==> flow/design.v <==
module axi4_slave #(
    parameter int          NUM_REGS   = 4     ,
    parameter integer      ID_WIDTH   = 4     ,
    parameter integer      ADDR_WIDTH = 32    ,
    parameter integer      DATA_WIDTH = 32    ,
    parameter logic [31:0] BASE_ADDR  = 32'h0
)(
    input  logic                     ACLK,
    input  logic                     ARESETN,
    input  logic [ID_WIDTH-1:0]       S_AXI_AWID     ,
    input  logic [ADDR_WIDTH-1:0]     S_AXI_AWADDR   ,
    input  logic [7:0]                S_AXI_AWLEN    ,
    input  logic [2:0]                S_AXI_AWSIZE   ,
    input  logic [1:0]                S_AXI_AWBURST  ,
    input  logic                      S_AXI_AWVALID  ,
    output logic                      S_AXI_AWREADY  ,
    input  logic [DATA_WIDTH-1:0]     S_AXI_WDATA    ,
    input  logic [(DATA_WIDTH/8)-1:0] S_AXI_WSTRB    ,
    input  logic                      S_AXI_WLAST    ,
    input  logic                      S_AXI_WVALID   ,
    output logic                      S_AXI_WREADY   ,
    output logic [ID_WIDTH-1:0]       S_AXI_BID      ,
    output logic [1:0]                S_AXI_BRESP    ,
    output logic                      S_AXI_BVALID   ,
    input  logic                      S_AXI_BREADY   ,
    input  logic [ID_WIDTH-1:0  ]     S_AXI_ARID     ,
    input  logic [ADDR_WIDTH-1:0]     S_AXI_ARADDR   ,
    input  logic [7:0]                S_AXI_ARLEN    ,
    input  logic [2:0]                S_AXI_ARSIZE   ,
    input  logic [1:0]                S_AXI_ARBURST  ,
    input  logic                      S_AXI_ARVALID  ,
    output logic                      S_AXI_ARREADY  ,
    output logic [ID_WIDTH-1:0  ]     S_AXI_RID      ,
    output logic [DATA_WIDTH-1:0]     S_AXI_RDATA    ,
    output logic [1:0]                S_AXI_RRESP    ,
    output logic                      S_AXI_RLAST    ,
    output logic                      S_AXI_RVALID   ,
    input  logic                      S_AXI_RREADY   ,
    output logic                      write_en        ,
    output logic                      read_en
);
localparam ADDR_LSB     = $clog2(DATA_WIDTH / 8);
localparam ADDR_INDEX_W = $clog2(NUM_REGS);
logic [DATA_WIDTH-1:0] regfile [NUM_REGS-1:0];  
logic [ADDR_INDEX_W-1:0] write_ptr;
typedef enum logic [1:0] {
    WR_IDLE,     
    WR_WAIT,     
    WR_DATA,     
    WR_RESP      
} wr_state_t;
wr_state_t wr_state, wr_next;
logic awc_hs, wc_hs; 
logic [ADDR_WIDTH-1:0]      addr_latch     ;
logic [ID_WIDTH-1:0]        awid_latch     ;
logic [7:0]  awlen_latch    ;
logic [2:0]  awsize_latch   ;
logic [1:0]  awburst_latch  ;
logic [DATA_WIDTH-1:0]      wdata_latch    ; 
logic [(DATA_WIDTH/8)-1:0]  wstrb_latch    ;
logic                       wlast_latch    ;
logic [ADDR_WIDTH-1:0]      awaddr_latch   ;
logic [11:0] wr_transfer_size, wr_wrap_start, wr_transfer_size_latch, wr_wrap_start_latch, wr_wrap_end, wr_wrap_end_latch;
assign wr_transfer_size = (awlen_latch + 1)*(2**awsize_latch);
assign wr_wrap_start    = (S_AXI_AWADDR/ wr_transfer_size) * wr_transfer_size;
assign wr_wrap_end      = wr_wrap_start + wr_transfer_size;
logic [7:0] wr_beat_count;  
logic awaddr_err, wstrb_err, wr_burst_err;
always_comb begin
    wr_next = wr_state;  
    case(wr_state)
        WR_IDLE : if (S_AXI_AWVALID || S_AXI_WVALID)                          wr_next = WR_WAIT;
        WR_WAIT : if (awc_hs && wc_hs)                                        wr_next = WR_DATA;
        WR_DATA : if (S_AXI_WLAST || wstrb_err || awaddr_err || wr_burst_err) wr_next = WR_RESP;
        WR_RESP : if (S_AXI_BREADY)                                           wr_next = WR_IDLE;
    endcase
end
always_ff @(posedge ACLK or negedge ARESETN) begin
    if (!ARESETN)
        wr_state <= WR_IDLE;
    else
        wr_state <= wr_next;
end
always_ff @(posedge ACLK or negedge ARESETN) begin
    if (!ARESETN) begin
        S_AXI_AWREADY          <=  0    ;
        awc_hs                 <= '0    ;
        awid_latch             <= '0    ;
        awlen_latch            <= '0    ;
        awsize_latch           <= '0    ;
        awburst_latch          <= '0    ;
        awaddr_err             <= '0    ;
        wr_burst_err           <= '0    ;
        S_AXI_WREADY           <=  0    ;
        wr_beat_count          <=  0    ;
        write_ptr              <= '0    ;  
        wc_hs                  <= '0    ;
        wr_transfer_size_latch <= '0    ;
        wr_wrap_start_latch    <= '0    ;
        wr_wrap_end_latch      <= '0    ;
        wstrb_err              <= '0    ;
        S_AXI_BID              <= '0    ;
        S_AXI_BVALID           <= '0    ;
        S_AXI_BRESP            <= 2'b00 ;
        for (int r = 0; r < NUM_REGS; r++)
            regfile[r]         <= '0    ;
    end
    else begin
        case(wr_state)
            WR_IDLE: begin
                S_AXI_AWREADY          <= '0;
                S_AXI_WREADY           <= '0;
                awc_hs                 <= '0;
                awid_latch             <= '0;
                awlen_latch            <= '0;
                awsize_latch           <= '0;
                awburst_latch          <= '0;
                write_ptr              <= '0;
                wr_transfer_size_latch <= '0;
                wr_wrap_start_latch    <= '0;
                wr_wrap_end_latch      <= '0;
                S_AXI_BID              <= '0;
                S_AXI_BRESP            <= '0;
                S_AXI_BVALID           <= '0;
                awaddr_err             <= '0;
                wr_burst_err           <= '0;
                wstrb_err              <= '0;
            end
            WR_WAIT: begin
                if(S_AXI_AWVALID) begin
                    S_AXI_AWREADY          <= 1'b1              ;
                    awc_hs                 <= 1'b1              ;
                    awid_latch             <= S_AXI_AWID        ;
                    awlen_latch            <= S_AXI_AWLEN       ;
                    awsize_latch           <= S_AXI_AWSIZE      ;
                    awburst_latch          <= S_AXI_AWBURST     ;
                    awaddr_latch           <= S_AXI_AWADDR      ;
                    write_ptr              <= S_AXI_AWADDR[4:2] ;
                    wr_transfer_size_latch <= wr_transfer_size  ;
                    wr_wrap_start_latch    <= wr_wrap_start     ;
                    wr_wrap_end_latch      <= wr_wrap_end       ;
                end
                S_AXI_WREADY <= 1'b1;
                if(S_AXI_WVALID) begin
                    wc_hs        <= 1'b1;
                end
            end
            WR_DATA: begin
                S_AXI_AWREADY <= 1'b0;  
                if(!(wstrb_err || awaddr_err || wr_burst_err) && wr_beat_count < awlen_latch + 1) begin
                    for (int i = 0; i < DATA_WIDTH/8; i++) begin
                        if (S_AXI_WSTRB[i])
                            regfile[write_ptr][8*i +: 8] <= S_AXI_WDATA[8*i +: 8];
                    end
                    wr_beat_count <= wr_beat_count + 1;
                    case(awburst_latch)  
                        2'b00: write_ptr <= write_ptr;       
                        2'b01: begin
                            if(write_ptr >= awlen_latch) begin
                                awaddr_err <= 1'b1;
                            end
                            else begin
                                write_ptr <= write_ptr + 1;   
                            end
                        end
                        2'b10: begin                         
                            if (write_ptr + 1 == wr_wrap_end_latch) begin
                                write_ptr <= wr_wrap_start_latch;
                            end
                            else begin
                                write_ptr <= write_ptr + 1;
                            end
                        end
                        2'b11:  wr_burst_err <= 1'b1;   
                    endcase
                end
                if(S_AXI_WSTRB == '0) begin
                    wstrb_err <= 1'b1;
                end
                if (wr_beat_count == 0) begin
                    if(!(awaddr_latch[1:0] == 2'b00)) begin
                        awaddr_err <= 1'b1;
                    end
                end
                if(wr_beat_count > 0) begin
                    if (write_ptr < awaddr_latch[ADDR_LSB +: ADDR_INDEX_W] || write_ptr > awaddr_latch[ADDR_LSB +: ADDR_INDEX_W] + (1 << ADDR_INDEX_W) - 1) begin
                        awaddr_err <=1'b1;
                    end
                end
            end
            WR_RESP: begin
                wr_beat_count <= '0;
                S_AXI_WREADY  <= 1'b0;
                S_AXI_BVALID  <= 1'b1;
                S_AXI_BID     <= awid_latch;
                S_AXI_BRESP  <= (awaddr_err)                ? 2'b11 :   
                                (wstrb_err || wr_burst_err) ? 2'b10 :   
                                                              2'b00 ;   
                if (S_AXI_BREADY && S_AXI_BVALID) begin
                    awc_hs        <= 1'b0;
                    wc_hs         <= 1'b0;
                    S_AXI_BVALID  <= 1'b0;
                    write_ptr     <= '0;
                end
            end
        endcase
    end
end
typedef enum logic [1:0] {
    RD_IDLE,     
    RD_WAIT,     
    RD_DATA      
} rd_state_t;
rd_state_t rd_state, rd_next;
logic ar_hs;
logic [7:0] rd_beat_count;
logic ar_err, r_burst_err;
always_comb begin
    rd_next = rd_state;
    case(rd_state)
        RD_IDLE: if (S_AXI_ARVALID)                               rd_next = RD_WAIT;
        RD_WAIT: if (ar_hs )                                      rd_next = RD_DATA;
        RD_DATA: if (rd_beat_count == 0 || ar_err || r_burst_err) rd_next = RD_IDLE;
    endcase
end
always_ff @(posedge ACLK or negedge ARESETN) begin
    if(!ARESETN) begin
        rd_state <= RD_IDLE;
    end
    else begin
        rd_state <= rd_next;
    end
end
logic [ADDR_INDEX_W-1:0] read_ptr;
logic [ADDR_WIDTH-1:0]  arid_latch    ;
logic [7:0]             arlen_latch   ;
logic [2:0]             arsize_latch  ;
logic [ADDR_WIDTH-1:0]  araddr_latch  ;
logic [1:0]             arburst_latch ;
logic                   rd_complete   ;
logic [11:0] rd_transfer_size, rd_wrap_start, rd_transfer_size_latch, rd_wrap_start_latch, rd_wrap_end, rd_wrap_end_latch;
assign rd_transfer_size = (arlen_latch + 1)*(2**arsize_latch);
assign rd_wrap_start    = (S_AXI_ARADDR/ rd_transfer_size) * rd_transfer_size;
assign rd_wrap_end      = rd_wrap_start + rd_transfer_size;
always_ff @(posedge ACLK or negedge ARESETN) begin
    if(!ARESETN) begin
        S_AXI_ARREADY <=  0   ;
        S_AXI_RID     <= '0   ;
        S_AXI_RDATA   <= '0   ;
        S_AXI_RRESP   <= 2'b00;
        S_AXI_RLAST   <=  0   ;
        S_AXI_RVALID  <=  0   ;
        read_ptr      <= '0   ;
        ar_hs         <=  0   ;
    end
    else begin
        case(rd_state)
            RD_IDLE: begin
                S_AXI_ARREADY          <=  0;
                S_AXI_RLAST            <=  0;
                S_AXI_RVALID           <=  0;
                ar_hs                  <=  0;
                arid_latch             <= '0;
                arlen_latch            <= '0;
                arsize_latch           <= '0;
                araddr_latch           <= '0;
                r_burst_err            <= '0;
                ar_err                 <= '0;
                arburst_latch          <= '0;
                read_ptr               <= '0;
                rd_beat_count          <= '0;
                rd_transfer_size_latch <= '0;
                rd_wrap_start_latch    <= '0;
                rd_wrap_end_latch      <= '0;
            end
            RD_WAIT: begin
                S_AXI_ARREADY          <= 1'b1              ;
                ar_hs                  <= 1'b1              ;
                arid_latch             <= S_AXI_ARID        ;
                arlen_latch            <= S_AXI_ARLEN       ;
                araddr_latch           <= S_AXI_ARADDR      ;
                arsize_latch           <= S_AXI_ARSIZE      ;
                arburst_latch          <= S_AXI_ARBURST     ;
                read_ptr               <= S_AXI_ARADDR[4:2] ;
                rd_beat_count          <= arlen_latch + 1   ;
                rd_transfer_size_latch <= rd_transfer_size  ;
                rd_wrap_start_latch    <= rd_wrap_start     ;   
                rd_wrap_end_latch      <= rd_wrap_end       ;
            end
            RD_DATA: begin
                S_AXI_ARREADY          <= 1'b0;
                if (rd_beat_count == arlen_latch + 1 && !(araddr_latch[1:0] == 2'b00)) begin
                    ar_err <= 1'b1;
                    if (S_AXI_RREADY) begin
                        S_AXI_RVALID <= 1'b1;
                        S_AXI_RLAST  <= 1'b1;
                        S_AXI_RID    <= arid_latch;
                        S_AXI_RRESP  <= 2'b11;
                    end
                end
                else if (rd_beat_count == arlen_latch && (read_ptr < araddr_latch[4:2] || read_ptr > araddr_latch[4:2] + 7)) begin
                    ar_err <= 1'b1;
                    if (S_AXI_RREADY) begin
                        S_AXI_RVALID <= 1'b1;
                        S_AXI_RLAST  <= 1'b1;
                        S_AXI_RID    <= arid_latch;
                        S_AXI_RRESP  <= 2'b11;
                    end
                end
                else if (arburst_latch == 2'b11) begin
                    r_burst_err <= 1'b1;
                    if (S_AXI_RREADY) begin
                        S_AXI_RVALID <= 1'b1;
                        S_AXI_RLAST  <= 1'b1;
                        S_AXI_RID    <= arid_latch;
                        S_AXI_RRESP  <= 2'b01;
                    end
                end
                else begin
                    if(rd_beat_count > 1 && S_AXI_RREADY) begin
                        S_AXI_RVALID <= 1'b1;
                        S_AXI_RDATA  <= regfile[read_ptr];
                        S_AXI_RID    <= arid_latch;
                        case(arburst_latch)
                            2'b00: read_ptr <= read_ptr;         
                            2'b01: 
                                if(read_ptr >= arlen_latch) begin
                                    ar_err <= 1'b1;
                                end
                                else begin 
                                read_ptr <= read_ptr + 1;     
                                end
                            2'b10:                               
                                if (read_ptr + 1 == rd_wrap_end_latch) begin
                                    read_ptr <= rd_wrap_start_latch;
                                end
                                else begin
                                    read_ptr <= read_ptr + 1;
                                end
                        endcase
                        rd_beat_count <= rd_beat_count - 1;
                    end
                    else if (rd_beat_count == 1 && S_AXI_RREADY) begin
                        S_AXI_RVALID <= 1'b1;
                        S_AXI_RLAST  <= 1'b1;
                        S_AXI_RDATA  <= regfile[read_ptr];
                        S_AXI_RID    <= arid_latch;
                        S_AXI_RRESP  <= (ar_err)      ? 2'b11 :   
                                        (r_burst_err) ? 2'b10 :   
                                                        2'b00 ;   
                        rd_beat_count <= 0;
                    end
                end
            end
        endcase
    end
end
assign write_en = awc_hs && wc_hs;
assign read_en  = ar_hs;
endmodule
======== Reports on axi4_slave ========
What the tools print for axi4_slave, step after step.
Line numbers count from 1 in the design file above.
Operators carry their Yosys type and port widths (W data, S select, Z words).
Not given: -
set-up
  top module .............................. axi4_slave
  clock input ............................. ACLK
  library ................................. sky130hd
  library corner .......................... tt_025C_1v80

======== Word-level counts ========
Source: Yosys, flattened and elaborated. Widths are those after wreduce. Registers that Yosys merges into a memory's read port (data or address) are not register bits. Print and check cells do not count.
cells by class
  div/mod/pow operators ................... 2
  multiplexer cells ....................... 121
  equality and inequality tests ........... 54
  shifts and indexed selects .............. 2
  $add $sub $neg .......................... 11
  reduce/logical cells .................... 85
  $mul .................................... 4
  order comparisons ....................... 9
  bitwise logic cells ..................... 3
operator list
  cell                    number
  $mul A32 B32 Y12        2
  $div A32 B12 Y32        2
  $mul A32 B12 Y12        2
  $pmux W32 S4            1
  $reduce_and A4 Y1       19
  $shl A1 B3 Y32 const A  2
  $eq A32 B12 Y1          2
  $mux W32                2
  $mux W2                 31
  $mux W8                 7
  $pmux W12 S2            2
  $pmux W8 S2             3
  $ne A2 B2 Y1 const B    18
  $mux W1                 34
  $gt A2 B32 Y1           1
  $pmux W2 S2             7
  $mux W4                 7
  $pmux W1 S2             13
  $add A12 B12 Y12        2
  $ne A4 B4 Y1 const B    6
  $pmux W8 S3             1
  $pmux W4 S2             3
  $eq A2 B2 Y1 const B    11
  $reduce_bool A2 Y1      11
  $reduce_and A6 Y1       3
  $add A8 B1 Y9 const B   2
  $ge A2 B8 Y1            2
  $gt A8 B1 Y1 const B    2
Not listed: further kinds 39, cells in them 93.
word-level totals
  input bits .............................. 142
  elaborated cells ........................ 346
  output and inout bits ................... 52
  register bits ........................... 281

======== Logic depth ========
Yosys ltp: most cells in a row. Word level: on the elaborated netlist, between registers, memories and ports. Mapped: between sequential cells and ports; inverters and the memories' decode and read muxes count.
depth
  word-level depth ........................ 10
  ABC_AREA ................................ 0
  mapped depth ............................ 550
  depth with buffers taken out ............ 511

======== After synthesis ========
The flow's flattened synthesis, as Yosys stat reports it; memories are mapped. The netlist is that of the ABC_AREA named above (0 if unset); the other value can give another one.
cell types
  type                       number  area in all (um2)
  sky130_fd_sc_hd__ha_1      793     9.92E+03
  sky130_fd_sc_hd__dfrtp_1   232     5.81E+03
  sky130_fd_sc_hd__o21a_1    433     3.25E+03
  sky130_fd_sc_hd__fa_1      150     3,002.88
  sky130_fd_sc_hd__mux2_2    258     2.91E+03
  sky130_fd_sc_hd__nand2_1   741     2.78E+03
  sky130_fd_sc_hd__nor2_1    731     2.74E+03
  sky130_fd_sc_hd__nor3_1    488     2.44E+03
  sky130_fd_sc_hd__xnor2_1   272     2.38E+03
  sky130_fd_sc_hd__a21oi_1   461     2.31E+03
  sky130_fd_sc_hd__o31ai_1   224     1.68E+03
  sky130_fd_sc_hd__o21ai_0   312     1.56E+03
  sky130_fd_sc_hd__edfxtp_1  50      1,501.44
  sky130_fd_sc_hd__inv_1     395     1.48E+03
  sky130_fd_sc_hd__xor2_1    125     1,094.8
  sky130_fd_sc_hd__a21o_1    128     960.922
  sky130_fd_sc_hd__nand3_1   167     835.802
  sky130_fd_sc_hd__clkbuf_1  213     799.517
Not listed: further types 123, cells in them 1834.
mapped netlist
  mapped area ............................. 61,413.9 um2
  mapped cells ............................ 8,007
  mapped flip-flops ....................... 284
  buffer cells ............................ 287
  sequential area ......................... 7,359.6 um2

======== Timing after synthesis ========
Source: OpenSTA report_checks on the synthesized netlist (no wires, ideal clock, input and output delay 20% of the period each), path of least setup slack; recovery checks are left aside. Register names are those of the netlist, which keeps one name where synthesis merged equal registers.
path after synthesis
  path type ............................... input to register
  from .................................... in S_AXI_ARADDR[31]
  to ...................................... reg rd_wrap_end_latch[11]
  path buffers ............................ 44
  clock period ............................ 200.0 ns
  data arrival time ....................... 138.168 ns
  slack ................................... 61.565 ns
  stages .................................. 505
  required time ........................... 199.733 ns
  launch time at the first pin ............ 40.000 ns
  library setup time ...................... 0.267 ns
  input delay ............................. 40.000 ns
  delay of the path ....................... 98.435 ns
  synthesis period reached ................ 138.435 ns
"delay of the path" = arrival - input delay + setup time.
"stages": output pins that drive a net of the path, with the launching flip-flop's if there is one; two outputs of one cell count as two.
"synthesis period reached" is the clock period less the worst setup slack; recovery checks do not enter. This is arithmetic on one report: input and output delays are still those of the set period (20% each).
The rows between start and end are the longest chain of elaborated cells between them; the timing report does not say that the signal goes this way. Where chains are equally long, one stands for them.
A line is the first line of the expression or statement that the cell stems from. Yosys adds cells for indexed reads and writes and turns some case tables into memories.
between the ends, after synthesis
  cell sequence ........................... sky130_fd_sc_hd__ha_1 sky130_fd_sc_hd__a21oi_1 sky130_fd_sc_hd__ha_1 sky130_fd_sc_hd__o21a_1 sky130_fd_sc_hd__o21ai_0 sky130_fd_sc_hd__nor3_1 sky130_fd_sc_hd__mux2i_1 sky130_fd_sc_hd__ha_1 sky130_fd_sc_hd__o21a_1 sky130_fd_sc_hd__o21ai_0 sky130_fd_sc_hd__a21oi_1 sky130_fd_sc_hd__nand2_1 sky130_fd_sc_hd__nand2_1 sky130_fd_sc_hd__o21ai_0 sky130_fd_sc_hd__ha_1 sky130_fd_sc_hd__o21a_1 sky130_fd_sc_hd__o21a_1 sky130_fd_sc_hd__o21a_1 [... 469 more ...] sky130_fd_sc_hd__inv_1 sky130_fd_sc_hd__o21bai_1 sky130_fd_sc_hd__a21oi_1 sky130_fd_sc_hd__xnor2_1 sky130_fd_sc_hd__xnor2_1 sky130_fd_sc_hd__xnor2_1 sky130_fd_sc_hd__xnor2_1 sky130_fd_sc_hd__xnor2_1 sky130_fd_sc_hd__xor2_1 sky130_fd_sc_hd__xnor2_1 sky130_fd_sc_hd__xnor2_1 sky130_fd_sc_hd__xnor2_1 sky130_fd_sc_hd__xnor2_1 sky130_fd_sc_hd__xnor2_1 sky130_fd_sc_hd__xnor2_1 sky130_fd_sc_hd__xnor2_1 sky130_fd_sc_hd__nand2b_1 sky130_fd_sc_hd__mux2i_1
  length of the longest elaborated chain .. 4
  elaborated cells on any way between the ends .. 4
  source lines of those cells ............. 3
  classes of those cells .................. add/sub (1); mul (1); div (1); mux (1)
RTL lines, path after synthesis
  element           RTL line  RTL
  from (decl)       27        input  logic [ADDR_WIDTH-1:0]     S_AXI_ARADDR   ,
  $div A32 B12 Y32  243       assign rd_wrap_start    = (S_AXI_ARADDR/ rd_transfer_size) * rd_transfer_size;
  $mul A32 B12 Y12  243
  $add A12 B12 Y12  244       assign rd_wrap_end      = rd_wrap_start + rd_transfer_size;
  $pmux W12 S2      257       case(rd_state)
  to (assign)       274       rd_wrap_end_latch      <= '0;
  to (assign)       288       rd_wrap_end_latch      <= rd_wrap_end       ;
  to (decl)         241       logic [11:0] rd_transfer_size, rd_wrap_start, rd_transfer_size_latch, rd_wrap_start_latch, rd_wrap_end, rd_wra ...

======== Path in the finished layout ========
From the final timing report of run 1: the path of least setup slack in the routed layout; clock arrival at registers is part of the times.
path post-layout
  path type ............................... input to register
  from .................................... in S_AXI_AWADDR[31]
  to ...................................... reg wr_wrap_end_latch[11]
  required time ........................... 200.45 ns
  slack ................................... 45.13 ns
  path buffers ............................ 7
  input delay ............................. 40.00 ns
  stages .................................. 458
  clock period ............................ 200.0 ns
  data arrival time ....................... 155.32 ns
  launch time at the first pin ............ 40.00 ns
  library setup time ...................... 0.12 ns
The rows between start and end are the longest chain of elaborated cells between them; the timing report does not say that the signal goes this way. Where chains are equally long, one stands for them.
At most two assigning lines are given for a register; there are more.
between the ends, post-layout
  cell sequence ........................... sky130_fd_sc_hd__clkdlybuf4s50_1 sky130_fd_sc_hd__ha_1 sky130_fd_sc_hd__o21ai_0 sky130_fd_sc_hd__nor3_1 sky130_fd_sc_hd__a31oi_1 sky130_fd_sc_hd__a31oi_1 sky130_fd_sc_hd__ha_1 sky130_fd_sc_hd__o21ai_0 sky130_fd_sc_hd__nand2b_1 sky130_fd_sc_hd__and2_1 sky130_fd_sc_hd__a21oi_1 sky130_fd_sc_hd__a31oi_1 sky130_fd_sc_hd__ha_1 sky130_fd_sc_hd__o21a_1 sky130_fd_sc_hd__o21a_1 sky130_fd_sc_hd__o21a_1 sky130_fd_sc_hd__o31ai_1 sky130_fd_sc_hd__a22o_1 [... 422 more ...] sky130_fd_sc_hd__inv_1 sky130_fd_sc_hd__o21bai_1 sky130_fd_sc_hd__a21oi_1 sky130_fd_sc_hd__xnor2_1 sky130_fd_sc_hd__xnor2_1 sky130_fd_sc_hd__xnor2_1 sky130_fd_sc_hd__xnor2_1 sky130_fd_sc_hd__xnor2_1 sky130_fd_sc_hd__xnor2_1 sky130_fd_sc_hd__xnor2_1 sky130_fd_sc_hd__xnor2_1 sky130_fd_sc_hd__xnor2_1 sky130_fd_sc_hd__xnor2_1 sky130_fd_sc_hd__xnor2_1 sky130_fd_sc_hd__xnor2_1 sky130_fd_sc_hd__xnor2_1 sky130_fd_sc_hd__xor2_1 sky130_fd_sc_hd__o21ai_1
  length of the longest elaborated chain .. 5
  elaborated cells on any way between the ends .. 5
  source lines of those cells ............. 4
  classes of those cells .................. add/sub (1); mul (1); div (1); mux (2)
RTL lines, path post-layout
  element           RTL line  RTL
  from (decl)       11        input  logic [ADDR_WIDTH-1:0]     S_AXI_AWADDR   ,
  $div A32 B12 Y32  65        assign wr_wrap_start    = (S_AXI_AWADDR/ wr_transfer_size) * wr_transfer_size;
  $mul A32 B12 Y12  65
  $add A12 B12 Y12  66        assign wr_wrap_end      = wr_wrap_start + wr_transfer_size;
  $mux W12          130       if(S_AXI_AWVALID) begin
  $pmux W12 S2      109       case(wr_state)
  to (assign)       100       wr_wrap_end_latch      <= '0    ;
  to (assign)       141       wr_wrap_end_latch      <= wr_wrap_end       ;
  to (decl)         63        logic [11:0] wr_transfer_size, wr_wrap_start, wr_transfer_size_latch, wr_wrap_start_latch, wr_wrap_end, wr_wra ...

--- measured runs ---
Module axi4_slave, platform sky130hd: 2 stored runs of the flow (Yosys, OpenROAD) with differing settings, in no particular order. Input and output delays are each 20% of the period that was set; the output load is 0.01 pF.
By "period achieved" is meant the clock period of the run minus its worst setup slack. This is arithmetic on one report: input and output delays are still those of the set period (20% each).
"worst setup path time" means the part of the period allowed to the worst setup path (the constraints hold back 20% at inputs and 20% at outputs) less its slack; where the path has registers, the arrival times of their clocks count too.

======== run 1 ========
==> flow/run.sh <==
#!/bin/bash
# the make line also repeats the synthesis and layout settings of config.mk as NAME=value (left out here)
make -C /OpenROAD-flow-scripts/flow DESIGN_CONFIG=/design/flow/config.mk WORK_HOME=/design/flow/orfs CLKGATE_MAP_FILE= finish
==> flow/config.mk <==
export PLATFORM = sky130hd
export DESIGN_NAME = axi4_slave
export DESIGN_NICKNAME = axi4_slave
export VERILOG_FILES = /design/flow/design.v
export SDC_FILE = /design/flow/constraint.sdc
export NUM_CORES = 4
export LEC_CHECK = 0
export CAP_MARGIN = 20
export CELL_PAD_IN_SITES_DETAIL_PLACEMENT = 2
export CELL_PAD_IN_SITES_GLOBAL_PLACEMENT = 1
export CORE_MARGIN = 2
export CORE_UTILIZATION = 40
export CTS_CLUSTER_DIAMETER = 386
export MAX_ROUTING_LAYER = met4
export PLACE_DENSITY = 0.43
export SETUP_SLACK_MARGIN = 5.0
export SLEW_MARGIN = 20
==> flow/constraint.sdc <==
create_clock -name core_clock -period 200.0 [get_ports {ACLK}]
set_input_delay 40.0000 -clock core_clock [delete_from_list [all_inputs] [get_ports {ACLK}]]
set_output_delay 40.0000 -clock core_clock [all_outputs]
set_load 0.01 [all_outputs]

-------- measured, run 1 --------
  period achieved ......................... 154.870 ns
  utilization of the finished layout ...... 43.8%
  worst setup path time ................... 114.87 ns
  critical path type ...................... input to register
  standard-cell area after layout ......... 66,637.7 um2
  setup total negative slack .............. 0.000 ns
  full die area ........................... 156,685.0 um2
  worst setup slack after layout .......... 45.130 ns
  worst hold slack in the final report .... 0.485 ns
  synthesis area .......................... 61,413.9 um2

======== run 2 ========
==> flow/run.sh <==
#!/bin/bash
# the make line also repeats the synthesis and layout settings of config.mk as NAME=value (left out here)
make -C /OpenROAD-flow-scripts/flow DESIGN_CONFIG=/design/flow/config.mk WORK_HOME=/design/flow/orfs CLKGATE_MAP_FILE= finish
==> flow/config.mk <==
export PLATFORM = sky130hd
export DESIGN_NAME = axi4_slave
export DESIGN_NICKNAME = axi4_slave
export VERILOG_FILES = /design/flow/design.v
export SDC_FILE = /design/flow/constraint.sdc
export NUM_CORES = 4
export LEC_CHECK = 0
export CAP_MARGIN = 35
export CORE_MARGIN = 2
export CORE_UTILIZATION = 60
export GPL_ROUTABILITY_DRIVEN = 0
export PLACE_DENSITY = 0.6
export SLEW_MARGIN = 20
==> flow/constraint.sdc <==
create_clock -name core_clock -period 141.0 [get_ports {ACLK}]
set_input_delay 28.2000 -clock core_clock [delete_from_list [all_inputs] [get_ports {ACLK}]]
set_output_delay 28.2000 -clock core_clock [all_outputs]
set_load 0.01 [all_outputs]

-------- measured, run 2 --------
  worst hold slack in the final report .... 0.478 ns
  utilization of the finished layout ...... 64.8%
  setup total negative slack .............. 0.000 ns
  worst setup path time ................... 105.24 ns
  critical path type ...................... input to register
  standard-cell area after layout ......... 65,826.9 um2
  period achieved ......................... 133.442 ns
  full die area ........................... 104,931.0 um2
  worst setup slack after layout .......... 7.558 ns
  synthesis area .......................... 61,413.9 um2
--- end ---
